==> flow/design.v <==
module USER_PRJ1 #( parameter pADDR_WIDTH   = 12,
                   parameter pDATA_WIDTH   = 32
                 )
(
  output wire                        awready,
  output wire                        arready,
  output wire                        wready,
  output wire                        rvalid,
  output wire  [(pDATA_WIDTH-1) : 0] rdata,
  input  wire                        awvalid,
  input  wire                [11: 0] awaddr,
  input  wire                        arvalid,
  input  wire                [11: 0] araddr,
  input  wire                        wvalid,
  input  wire  [(pDATA_WIDTH-1) : 0] wdata,
  input  wire                        rready,
  input  wire                        ss_tvalid,
  input  wire  [(pDATA_WIDTH-1) : 0] ss_tdata,
  input  wire                        sm_tready,
  output wire                        ss_tready,
  output wire                        sm_tvalid,
  output wire  [(pDATA_WIDTH-1) : 0] sm_tdata,
  input  wire                        axi_clk,
  input  wire                        axi_reset_n
);
wire [3:0]  tap_WE;
wire        tap_EN;
wire [11:0] tap_A;
wire [31:0] tap_Di, tap_Do;
bram11 tap_ram(
    .clk(axi_clk),
    .we(|tap_WE),
    .re(tap_EN),
    .waddr(tap_A),
    .raddr(tap_A),
    .wdi(tap_Di),
    .rdo(tap_Do)
);
wire [3:0]  data_WE;
wire        data_EN;
wire [11:0] data_A;
wire [31:0] data_Di, data_Do;
bram11 data_ram(
    .clk(axi_clk),
    .we(|data_WE),
    .re(data_EN),
    .waddr(data_A),
    .raddr(data_A),
    .wdi(data_Di),
    .rdo(data_Do)
);
fir inst_fir(
    .awready(awready),
    .wready(wready),
    .awvalid(awvalid),
    .awaddr(awaddr),
    .wvalid(wvalid),
    .wdata(wdata),
    .arready(arready),
    .rready(rready),
    .arvalid(arvalid),
    .araddr(araddr),
    .rvalid(rvalid),
    .rdata(rdata),    
    .ss_tvalid(ss_tvalid), 
    .ss_tdata(ss_tdata), 
    .ss_tlast(1'b0),
    .ss_tready(ss_tready), 
    .sm_tready(sm_tready), 
    .sm_tvalid(sm_tvalid), 
    .sm_tdata(sm_tdata), 
    .tap_WE(tap_WE),
    .tap_EN(tap_EN),
    .tap_Di(tap_Di),
    .tap_A(tap_A),
    .tap_Do(tap_Do),
    .data_WE(data_WE),
    .data_EN(data_EN),
    .data_Di(data_Di),
    .data_A(data_A),
    .data_Do(data_Do),
    .axis_clk(axi_clk),
    .axis_rst_n(axi_reset_n)
);
endmodule  
module fir 
#(  parameter pADDR_WIDTH = 12,
    parameter pDATA_WIDTH = 32,
    parameter Tape_Num    = 10  
)
(
    output  wire                     awready,  
    output  wire                      wready,   
    input   wire                     awvalid,  
    input   wire [(pADDR_WIDTH-1):0] awaddr,   
    input   wire                     wvalid,  
    input   wire [(pDATA_WIDTH-1):0] wdata,   
    output  wire                     arready,  
    input   wire                     rready,  
    input   wire                     arvalid,  
    input   wire [(pADDR_WIDTH-1):0] araddr,  
    output  reg                      rvalid,  
    output  reg  [(pDATA_WIDTH-1):0] rdata,   
    input   wire                     ss_tvalid,  
    input   wire [(pDATA_WIDTH-1):0] ss_tdata,  
    input   wire                     ss_tlast,  
    output  reg                      ss_tready,  
    input   wire                     sm_tready,  
    output  reg                      sm_tvalid,  
    output  reg  [(pDATA_WIDTH-1):0] sm_tdata,  
    output  reg                      sm_tlast,  
    output  reg  [3:0]               tap_WE,
    output  wire                     tap_EN,
    output  reg  [(pDATA_WIDTH-1):0] tap_Di,
    output  wire   [(pADDR_WIDTH-1):0] tap_A,
    input   wire [(pDATA_WIDTH-1):0] tap_Do,
    output  reg  [3:0]               data_WE,
    output  wire                     data_EN,
    output  reg  [(pDATA_WIDTH-1):0] data_Di,
    output  wire [(pADDR_WIDTH-1):0] data_A,
    input   wire [(pDATA_WIDTH-1):0] data_Do,
    input   wire                     axis_clk,
    input   wire                     axis_rst_n
);
localparam S_RESET_RAM = 0;
localparam S_COMPUTE = 1;
localparam S_READY = 2;
localparam S_DONE = 3;
localparam S_FIN = 4;
localparam S_WAIT_START = 5;
reg ap_done_w, ap_done_r;
reg ap_idle_w, ap_idle_r;
reg ap_start_w, ap_start_r;
reg rvalid_w;
reg [(pDATA_WIDTH-1):0] rdata_w;
reg read_axil_wait_w, read_axil_wait_r;
reg tap_A_read, tap_A_write;
reg [(pDATA_WIDTH-1):0] data_len_w,data_len_r;
wire [31:0] addr_map_0_data;
reg [3:0] data_A_byte;
reg [3:0] state_w, state_r;
reg [3:0] data_addr_cnt_w, data_addr_cnt_r;
reg [3:0] data_addr_base_w, data_addr_base_r;
reg [(pDATA_WIDTH-1):0] res_w,res_r;
reg last_one_w, last_one_r;
wire [31:0] mac_result;
assign addr_map_0_data = {{29{1'b0}},ap_idle_r,ap_done_r,ap_start_r};
assign tap_EN = 1'b1;
assign data_EN = 1'b1;
assign tap_A =  tap_A_write ? awaddr-64 : 
                tap_A_read ? araddr-64 : data_addr_cnt_r;
assign wready = awvalid && wvalid;
assign awready = awvalid && wvalid;
assign data_A = data_A_byte;
assign arready = 1;
assign mac_result = $signed(res_r) + $signed($signed(data_Do) * $signed(tap_Do));
always @(*) begin
    state_w = state_r;
    case (state_r)
        S_RESET_RAM:begin
            if(data_addr_cnt_r == Tape_Num)begin
                state_w = S_WAIT_START;
            end
        end
        S_WAIT_START:begin
            if(ap_start_r)begin
                state_w = S_READY;
            end
        end
        S_READY:begin
            if(ss_tvalid)begin
                state_w = S_COMPUTE;
            end
        end
        S_COMPUTE:begin
            if(data_addr_cnt_r == Tape_Num+1)begin
                state_w = S_DONE;
            end
        end
        S_DONE:begin
            if(sm_tready)begin
                if(last_one_r) 
                    state_w = S_FIN;
                else
                    state_w = S_READY;
            end
        end
    endcase
end
always @(*) begin
    data_addr_cnt_w = data_addr_cnt_r;
    data_WE = 4'b0000;
    data_Di = 0;
    data_A_byte = 0;
    ap_done_w = ap_done_r;
    ap_idle_w = ap_idle_r;
    data_addr_base_w = data_addr_base_r;
    last_one_w = last_one_r;
    ss_tready = 0;
    sm_tvalid = 0;
    sm_tdata = 0;
    res_w = res_r;
    case (state_r)
        S_RESET_RAM:begin
            data_WE = 4'b1111;
            data_Di = 0;
            data_A_byte = data_addr_cnt_r;
            if (data_addr_cnt_r == Tape_Num)begin
                data_addr_cnt_w = data_addr_cnt_r;
                ap_idle_w = 0;
            end
            else begin
                data_addr_cnt_w = data_addr_cnt_r + 1;
            end
        end
        S_WAIT_START:begin
            data_addr_cnt_w = 0;
        end
        S_READY:begin
            ss_tready = 1;
            res_w = 0;
            if(ss_tvalid)begin
                data_Di = ss_tdata;
                data_WE = 4'b1111;
                data_A_byte = data_addr_base_r;
            end
        end
        S_COMPUTE:begin
            res_w = (data_addr_cnt_r == 0) ? res_r : mac_result;
            data_A_byte = (data_addr_base_r + data_addr_cnt_r > Tape_Num) ? 
                        data_addr_base_r + data_addr_cnt_r - Tape_Num - 1 : 
                        data_addr_base_r + data_addr_cnt_r;
            if(data_addr_cnt_r == Tape_Num+1)begin
                data_addr_cnt_w = 0;
                if(data_addr_base_r == 0)begin
                    data_addr_base_w = Tape_Num;
                end
                else begin
                    data_addr_base_w = data_addr_base_r - 1;
                end
                if(ss_tlast)begin
                    ap_done_w = 1;
                    ap_idle_w = 1;
                end
            end
            else begin
                data_addr_cnt_w = data_addr_cnt_r + 1;
            end
        end
        S_DONE:begin
            sm_tvalid = 1;
            sm_tdata = res_r;
            if(sm_tready)begin
                res_w = 0;
                last_one_w = ss_tlast;
            end
        end
        S_FIN:begin
        end
    endcase
end
always @(*) begin
    tap_A_write = 0;
    tap_Di = 0;
    tap_WE = 0;
    ap_start_w = 0;
    data_len_w = data_len_r;
    if(awvalid && wvalid)begin
        if(awaddr >= 64)begin
            tap_A_write = 1;
            tap_Di = wdata;
            tap_WE = 4'b1111;
        end
        else begin
            if (awaddr == 0)begin
                ap_start_w = 1;
            end
            else begin  
                data_len_w = wdata;
            end
        end
    end
end
always @(*) begin
    rvalid_w = 0;
    rdata_w = 0;
    read_axil_wait_w = 0;
    tap_A_read = 0;
    if(arvalid)begin
        if(araddr == 0)begin
            rdata_w = addr_map_0_data;
            rvalid_w = 1;
        end
        else begin
            if(read_axil_wait_r == 0) begin
                read_axil_wait_w = 1;
                tap_A_read = 1;
            end
            else begin
                rdata_w = tap_Do;
                rvalid_w = 1;
            end
        end
    end
end
always @(posedge axis_clk or negedge axis_rst_n) begin
    if(!axis_rst_n) begin
        ap_done_r <= 1'b0;
        ap_idle_r <= 1'b1;  
        ap_start_r <= 1'b0;
        rdata <= 0;
        rvalid <= 0;
        read_axil_wait_r <= 0;
        data_len_r <= 0;
        data_addr_cnt_r <= 0;
        state_r <= S_RESET_RAM;
        data_addr_base_r <= Tape_Num;
        res_r <= 0;
        last_one_r <= 0;
    end 
    else begin
        ap_done_r <= ap_done_w;
        ap_idle_r <= ap_idle_w;
        ap_start_r <= ap_start_w;
        rdata <= rdata_w;
        rvalid <= rvalid_w;
        read_axil_wait_r <= read_axil_wait_w;
        data_len_r <= data_len_w;
        data_addr_cnt_r <= data_addr_cnt_w;
        state_r <= state_w;
        data_addr_base_r <= data_addr_base_w;
        res_r <= res_w;
        last_one_r <= last_one_w;
    end
end
endmodule
module bram11 (clk, we, re, waddr, raddr, wdi, rdo);
    parameter ADDR_WIDTH = 12;
    parameter SIZE = 11;
    parameter BIT_WIDTH = 32;
    input                          clk;
    input                          we, re;
    input [ADDR_WIDTH-1:0]         waddr, raddr;
    input [BIT_WIDTH-1:0]          wdi;
    output reg [BIT_WIDTH-1:0]     rdo;
    reg [BIT_WIDTH-1:0] RAM [SIZE-1:0];
    wire [BIT_WIDTH-1:0] ram0 = RAM[0];
    wire [BIT_WIDTH-1:0] ram1 = RAM[1];
    wire [BIT_WIDTH-1:0] ram2 = RAM[2];
    wire [BIT_WIDTH-1:0] ram3 = RAM[3];
    wire [BIT_WIDTH-1:0] ram4 = RAM[4];
    wire [BIT_WIDTH-1:0] ram5 = RAM[5];
    wire [BIT_WIDTH-1:0] ram6 = RAM[6];
    wire [BIT_WIDTH-1:0] ram7 = RAM[7];
    wire [BIT_WIDTH-1:0] ram8 = RAM[8];
    wire [BIT_WIDTH-1:0] ram9 = RAM[9];
    wire [BIT_WIDTH-1:0] ram10 = RAM[10];
    always @(posedge clk)begin
        if(re) rdo <= RAM[raddr];
    end
    always @(posedge clk)begin
        if(we) RAM[waddr] <= wdi;
    end
endmodule
Step by step through the tools: USER_PRJ1
The steps from the RTL of USER_PRJ1 to its reports follow in flow order. Lines are those of the file above, counted from 1. Library cell names are shortened. Not given: --

Design top: USER_PRJ1. Clock: axi_clk. Standard-cell library: sky130hd. Library corner: tt_025C_1v80.

Word-level counts
Source: Yosys, flattened and elaborated, memories not mapped. Widths are those after wreduce. Registers that Yosys merges into a memory's read port (data or address) are not register bits. Print and check cells do not count. Equal cells are merged and count once. Yosys's memory passes give these memory sizes; they may raise the number of words (mostly to a power of two), join words into wider ones and drop unused or constant bits.

The entry for add/subtract/negate cells reads 8. Under multiply operators stands 1. The figure for magnitude comparators is 2. The entry for equal/unequal tests reads 13. The entry for multiplexer cells reads 49. Reduce/logical cells: 16.

Operator list (count): multiplier 32 x 32 -> 32 bit (1); 2-to-1 mux 32 bit (12); case mux 32 bit (select 3 bit) (1); 2-to-1 mux 4 bit (17); adder 32 bit (1); logical NOT 12 bit (2); case mux 4 bit (select 3 bit) (2); case mux 4 bit (select 5 bit) (1); subtractor 4 x 1 -> 4 bit with constant B (4); 2-to-1 mux 1 bit (15); >= comparator 12 x 7 -> 1 bit with constant B (1); logical NOT 4 bit (3); inequality test 2 bit with constant B (4); equality test 4 x 2 -> 1 bit with constant B (2); equality test 4 bit with constant B (2); OR reduction 4 bit (2); case mux 4 bit (select 2 bit) (1); inequality test 2 x 1 -> 1 bit with constant B (3); AND reduction 2 bit (3); nonzero test 3 bit (2); AND reduction 6 bit (1); adder 4 x 4 -> 5 bit (1); > comparator 5 x 4 -> 1 bit with constant B (1); nonzero test 5 bit (1); adder 4 x 1 -> 4 bit with constant B (1); equality test 4 x 1 -> 1 bit with constant B (1); equality test 4 x 3 -> 1 bit with constant B (1); subtractor 4 bit with constant B (1).

Other operator kinds: 2; their cells: 2.

Register bits after elaboration: 80. The entry for bits in writable memories reads 704. Word width x clocked read ports: 64. Memories: 2. The figure for input port bits is 96. Output and inout port bits: 70. Cells after elaboration: 100.

Memory list: data_ram.RAM (words 11, bits a word 32, read ports 1, write ports 1, line 346) `reg [BIT_WIDTH-1:0] RAM [SIZE-1:0];`; tap_ram.RAM (words 11, bits a word 32, read ports 1, write ports 1, line 346).

Longest topological paths
Depth = most cells in a row (Yosys ltp): at word level without a register or memory, in the mapped netlist without a sequential cell, where the memories' decode and read muxes count.

Under depth in word-level cells stands 6. The entry for ABC_AREA reads 0. Under mapped depth stands 29. The entry for gate-level depth less buffers reads 27.

Netlist
Yosys stat after the flow's synthesis: flattened, memories mapped to cells. It holds for the ABC_AREA given above (unset counts as 0); a run with the other value may have another netlist.

For mapped cells the number is 4046. Under chip area (Yosys) stands 49613.8 sq um. Sequential part of the area: 24453.5 sq um. Under mapped flip-flops stands 849. The figure for buffers is 220.

Cell types: edfxtp_1 (count 704, area in all 2.11E+04 sq um); fa_1 (count 439, area in all 8.79E+03 sq um); and2_1 (count 384, area in all 2.4E+03 sq um); nand2_1 (count 602, area in all 2.26E+03 sq um); ha_1 (count 161, area in all 2.01E+03 sq um); inv_1 (count 535, area in all 2.01E+03 sq um); dfrtp_1 (count 77, area in all 1.93E+03 sq um); mux4_2 (count 64, area in all 1.44E+03 sq um); dfxtp_1 (count 64, area in all 1.28E+03 sq um); mux2i_1 (count 103, area in all 1.03E+03 sq um); clkbuf_1 (count 177, area in all 664.387 sq um); xnor2_1 (count 71, area in all 621.846 sq um); o21ai_0 (count 97, area in all 485.466 sq um); and3_1 (count 69, area in all 431.664 sq um); nand3_1 (count 77, area in all 385.37 sq um); a21oi_1 (count 67, area in all 335.322 sq um); o221ai_1 (count 32, area in all 280.269 sq um); nor2_1 (count 73, area in all 274.013 sq um).

Other cell types: 44; their cells: 250. By module: a second synthesis without flattening, with its own total; a netlist apart from the flattened one above.

The figure for cell total of the unflattened synthesis is 3958. The figure for area (unflattened synthesis) is 51725.9 sq um.

Each row is one instance without its submodules.

Modules: bram11 (times used 2, cells 770, area 14963.1 sq um, seq. area 11531.1 sq um); fir (times used 1, cells 2415, area 21780.9 sq um, seq. area 2082.0 sq um); USER_PRJ1 (times used 1, cells 3, area 18.8 sq um, seq. area 0.0 sq um).

Timing after synthesis
Source: OpenSTA report_checks on the synthesized netlist (no wires, ideal clock, input and output delay 20% of the period each), path of least setup slack; recovery checks are left aside. Register names are those of the netlist, which keeps one name where synthesis merged equal registers.

Kind: input -> register. Start: input araddr[0]. End: memory tap_ram.RAM[0][0]. Clock period: 9.0 ns. Under input delay stands 1.800 ns. The entry for setup time reads 0.502 ns. Time at the first pin: 1.800 ns. For arrival the number is 6.525 ns. Under data required time stands 8.498 ns. Under path slack stands 1.973 ns. Delay of the path: 5.227 ns. For stages the number is 10. The entry for path buffers reads 2. Period reached after synthesis: 7.027 ns.

"delay of the path" is the arrival time less input delay plus setup time. "stages": output pins that drive a net of the path, with the launching flip-flop's if there is one; two outputs of one cell count as two. "period reached after synthesis" is the clock period less the worst setup slack; recovery checks do not enter. This is arithmetic on one report: input and output delays are still those of the set period (20% each). The rows between start and end are the longest chain of elaborated cells between them; the timing report does not say that the signal goes this way. Where chains are equally long, one stands for them. Each line given opens the expression or statement behind the cell; cells for indexed reads and writes are added by Yosys, which also makes memories of some case tables.

Cell sequence: nor4_1 > a31oi_1 > and2_1 > buf_2 > mux2i_1 > nor2_1 > a21oi_2 > buf_2 > nand2_1 > nor4_1. Cells in the longest elaborated chain: 6. The entry for elaborated cells on any way between the ends reads 7. Under RTL lines with such cells stands 5. Those cells by class: add/sub: 1; mux: 5; reduce/logical: 1.

Ends and longest elaborated chain, post-synthesis: from (decl) (line 13) `input  wire                [11: 0] araddr,`; logical NOT 12 bit (line 290) `if(araddr == 0)begin`; 2-to-1 mux 1 bit (line 290); 2-to-1 mux 1 bit (line 289) `if(arvalid)begin`; 2-to-1 mux 4 bit (line 151) `tap_A_read ? araddr-64 : data_addr_cnt_r;`; 2-to-1 mux 4 bit (line 150) `assign tap_A =  tap_A_write ? awaddr-64 :`; 2-to-1 mux 4 bit (line 362) `if(we) RAM[waddr] <= wdi;`; to (decl) (line 346) `reg [BIT_WIDTH-1:0] RAM [SIZE-1:0];`.

Nets of the timed path that keep an RTL name, with a line that drives or declares them; the list need not be complete.

Nets with RTL names, path post-synthesis (line): inst_fir.read_axil_wait_w (289).

Path in the finished layout
Path of least setup slack in the final report of job 2 (OpenROAD, finished layout, wires in). Where an end is a register, its clock arrival counts in the times.

Kind: register -> register. Start: register tap_ram.rdo[2]. End: register inst_fir.res_r[31]. Clock period: 6.71 ns. The entry for setup time reads 0.09 ns. Time at the first pin: 0.66 ns. For arrival the number is 7.59 ns. Under data required time stands 7.28 ns. Under path slack stands -0.31 ns. For stages the number is 26. The entry for path buffers reads 4.

The rows between start and end are the longest chain of elaborated cells between them; the timing report does not say that the signal goes this way. Where chains are equally long, one stands for them.

Cell sequence: dfxtp_4 > buf_12 > buf_4 > buf_4 > and2_1 > fa_1 > inv_1 > fa_1 > fa_1 > fa_1 > inv_1 > fa_1 > inv_1 > fa_1 > fa_1 > fa_1 > xnor2_1 > xnor2_1 > xnor2_1 > xnor2_1 > xnor2_1 > xnor2_1 > xnor2_1 > buf_4 > and3_1 > o31ai_2. Cells in the longest elaborated chain: 4. The entry for elaborated cells on any way between the ends reads 4. Under RTL lines with such cells stands 3. Those cells by class: add/sub: 1; mul: 1; mux: 2.

Ends and longest elaborated chain, post-layout: from (decl) (line 345) `output reg [BIT_WIDTH-1:0]     rdo;`; multiplier 32 x 32 -> 32 bit (line 156) `assign mac_result = $signed(res_r) + $signed($signed(data_Do) * $signed(tap_Do));`; adder 32 bit (line 156); 2-to-1 mux 32 bit (line 229) `res_w = (data_addr_cnt_r == 0) ? res_r : mac_result;`; case mux 32 bit (select 3 bit) (line 203) `case (state_r)`; to (assign) (line 318) `res_r <= 0;`; to (assign) (line 332) `res_r <= res_w;`; to (decl) (line 144) `reg [(pDATA_WIDTH-1):0] res_w,res_r;`.

# Flow runs of USER_PRJ1

Top module USER_PRJ1; platform sky130hd; tools Yosys and OpenROAD; 4 stored runs in no particular order. Input and output delays are each 20% of the period that was set; the output load is 0.01 pF. "period reached" = clock period - worst setup slack. The figure is calculated, with input and output delays left at 20% of the set period. "worst setup path time" means the part of the period allowed to the worst setup path (the constraints hold back 20% at inputs and 20% at outputs) less its slack; where the path has registers, the arrival times of their clocks count too.

Files of job 1:
==> flow/run.sh <==
#!/bin/bash
# the make line also repeats the synthesis and layout settings of config.mk as NAME=value (left out here)
make -C /OpenROAD-flow-scripts/flow DESIGN_CONFIG=/design/flow/config.mk WORK_HOME=/design/flow/orfs CLKGATE_MAP_FILE= finish
==> flow/config.mk <==
export PLATFORM = sky130hd
export DESIGN_NAME = USER_PRJ1
export DESIGN_NICKNAME = USER_PRJ1
export VERILOG_FILES = /design/flow/design.v
export SDC_FILE = /design/flow/constraint.sdc
export NUM_CORES = 4
export LEC_CHECK = 0
export ABC_AREA = 1
export CAP_MARGIN = 20
export CELL_PAD_IN_SITES_DETAIL_PLACEMENT = 1
export CELL_PAD_IN_SITES_GLOBAL_PLACEMENT = 0
export CORE_MARGIN = 3
export CORE_UTILIZATION = 72
export MAX_ROUTING_LAYER = met4
export PLACE_DENSITY_LB_ADDON = 0.05
export SLEW_MARGIN = 0
==> flow/constraint.sdc <==
create_clock -name core_clock -period 8.76 [get_ports {axi_clk}]
set_input_delay 1.7520 -clock core_clock [delete_from_list [all_inputs] [get_ports {axi_clk}]]
set_output_delay 1.7520 -clock core_clock [all_outputs]
set_load 0.01 [all_outputs]

Outcome of job 1: no results, placement failed with DPL-0033.

Files of job 2:
==> flow/run.sh <==
#!/bin/bash
# the make line also repeats the synthesis and layout settings of config.mk as NAME=value (left out here)
make -C /OpenROAD-flow-scripts/flow DESIGN_CONFIG=/design/flow/config.mk WORK_HOME=/design/flow/orfs CLKGATE_MAP_FILE= finish
==> flow/config.mk <==
export PLATFORM = sky130hd
export DESIGN_NAME = USER_PRJ1
export DESIGN_NICKNAME = USER_PRJ1
export VERILOG_FILES = /design/flow/design.v
export SDC_FILE = /design/flow/constraint.sdc
export NUM_CORES = 4
export LEC_CHECK = 0
export CAP_MARGIN = 20
export CORE_MARGIN = 2
export CORE_UTILIZATION = 53
export MAX_ROUTING_LAYER = met5
export PLACE_DENSITY_LB_ADDON = 0.08
export SLEW_MARGIN = 40
export TNS_END_PERCENT = 100
==> flow/constraint.sdc <==
create_clock -name core_clock -period 6.71 [get_ports {axi_clk}]
set_input_delay 1.3420 -clock core_clock [delete_from_list [all_inputs] [get_ports {axi_clk}]]
set_output_delay 1.3420 -clock core_clock [all_outputs]
set_load 0.01 [all_outputs]

Results of job 2. For the period reached the run shows 7.015 ns. For the standard-cell area after routing the run shows 58,817.7 sq um. The worst setup path time is 7.02 ns. Worst path kind: register -> register. The measured utilization is 0.632. For the overall die area the run shows 96,075.2 sq um. The post-route setup TNS stands at -1.321 ns. The synthesis area reads 49,613.8 sq um. The measured worst hold slack after layout is 0.498 ns. For the worst setup slack after layout the run shows -0.305 ns.

Files of job 3:
==> flow/run.sh <==
#!/bin/bash
# the make line also repeats the synthesis and layout settings of config.mk as NAME=value (left out here)
make -C /OpenROAD-flow-scripts/flow DESIGN_CONFIG=/design/flow/config.mk WORK_HOME=/design/flow/orfs CLKGATE_MAP_FILE= finish
==> flow/config.mk <==
export PLATFORM = sky130hd
export DESIGN_NAME = USER_PRJ1
export DESIGN_NICKNAME = USER_PRJ1
export VERILOG_FILES = /design/flow/design.v
export SDC_FILE = /design/flow/constraint.sdc
export NUM_CORES = 4
export LEC_CHECK = 0
export CAP_MARGIN = 30
export CORE_MARGIN = 10
export CORE_UTILIZATION = 40
export HOLD_SLACK_MARGIN = 0.2
export SLEW_MARGIN = 40
==> flow/constraint.sdc <==
create_clock -name core_clock -period 9.0 [get_ports {axi_clk}]
set_input_delay 1.8000 -clock core_clock [delete_from_list [all_inputs] [get_ports {axi_clk}]]
set_output_delay 1.8000 -clock core_clock [all_outputs]
set_load 0.01 [all_outputs]

Results of job 3. For the period reached the run shows 8.067 ns. For the standard-cell area after routing the run shows 56,539.2 sq um. The worst setup path time is 8.07 ns. Worst path kind: register -> register. The measured utilization is 0.458. For the overall die area the run shows 138,522.0 sq um. The post-route setup TNS stands at 0.000 ns. The synthesis area reads 49,613.8 sq um. The measured worst hold slack after layout is 0.491 ns. For the worst setup slack after layout the run shows 0.933 ns.

Files of job 4:
==> flow/run.sh <==
#!/bin/bash
# the make line also repeats the synthesis and layout settings of config.mk as NAME=value (left out here)
make -C /OpenROAD-flow-scripts/flow DESIGN_CONFIG=/design/flow/config.mk WORK_HOME=/design/flow/orfs CLKGATE_MAP_FILE= finish
==> flow/config.mk <==
export PLATFORM = sky130hd
export DESIGN_NAME = USER_PRJ1
export DESIGN_NICKNAME = USER_PRJ1
export VERILOG_FILES = /design/flow/design.v
export SDC_FILE = /design/flow/constraint.sdc
export NUM_CORES = 4
export LEC_CHECK = 0
export ABC_AREA = 1
export CAP_MARGIN = 10
export CORE_MARGIN = 10
export CORE_UTILIZATION = 34
export CTS_CLUSTER_DIAMETER = 170
export CTS_CLUSTER_SIZE = 57
export GPL_ROUTABILITY_DRIVEN = 0
export HOLD_SLACK_MARGIN = 0.2
export MAX_ROUTING_LAYER = met5
export PLACE_DENSITY_LB_ADDON = 0.24
export SETUP_SLACK_MARGIN = 1.59
export SLEW_MARGIN = 40
==> flow/constraint.sdc <==
create_clock -name core_clock -period 9.0 [get_ports {axi_clk}]
set_input_delay 1.8000 -clock core_clock [delete_from_list [all_inputs] [get_ports {axi_clk}]]
set_output_delay 1.8000 -clock core_clock [all_outputs]
set_load 0.01 [all_outputs]

Results of job 4. For the period reached the run shows 7.089 ns. For the standard-cell area after routing the run shows 57,196.1 sq um. The worst setup path time is 7.09 ns. Worst path kind: register -> register. The measured utilization is 0.376. For the overall die area the run shows 169,596.0 sq um. The post-route setup TNS stands at 0.000 ns. The synthesis area reads 52,197.6 sq um. The measured worst hold slack after layout is 0.473 ns. For the worst setup slack after layout the run shows 1.911 ns.
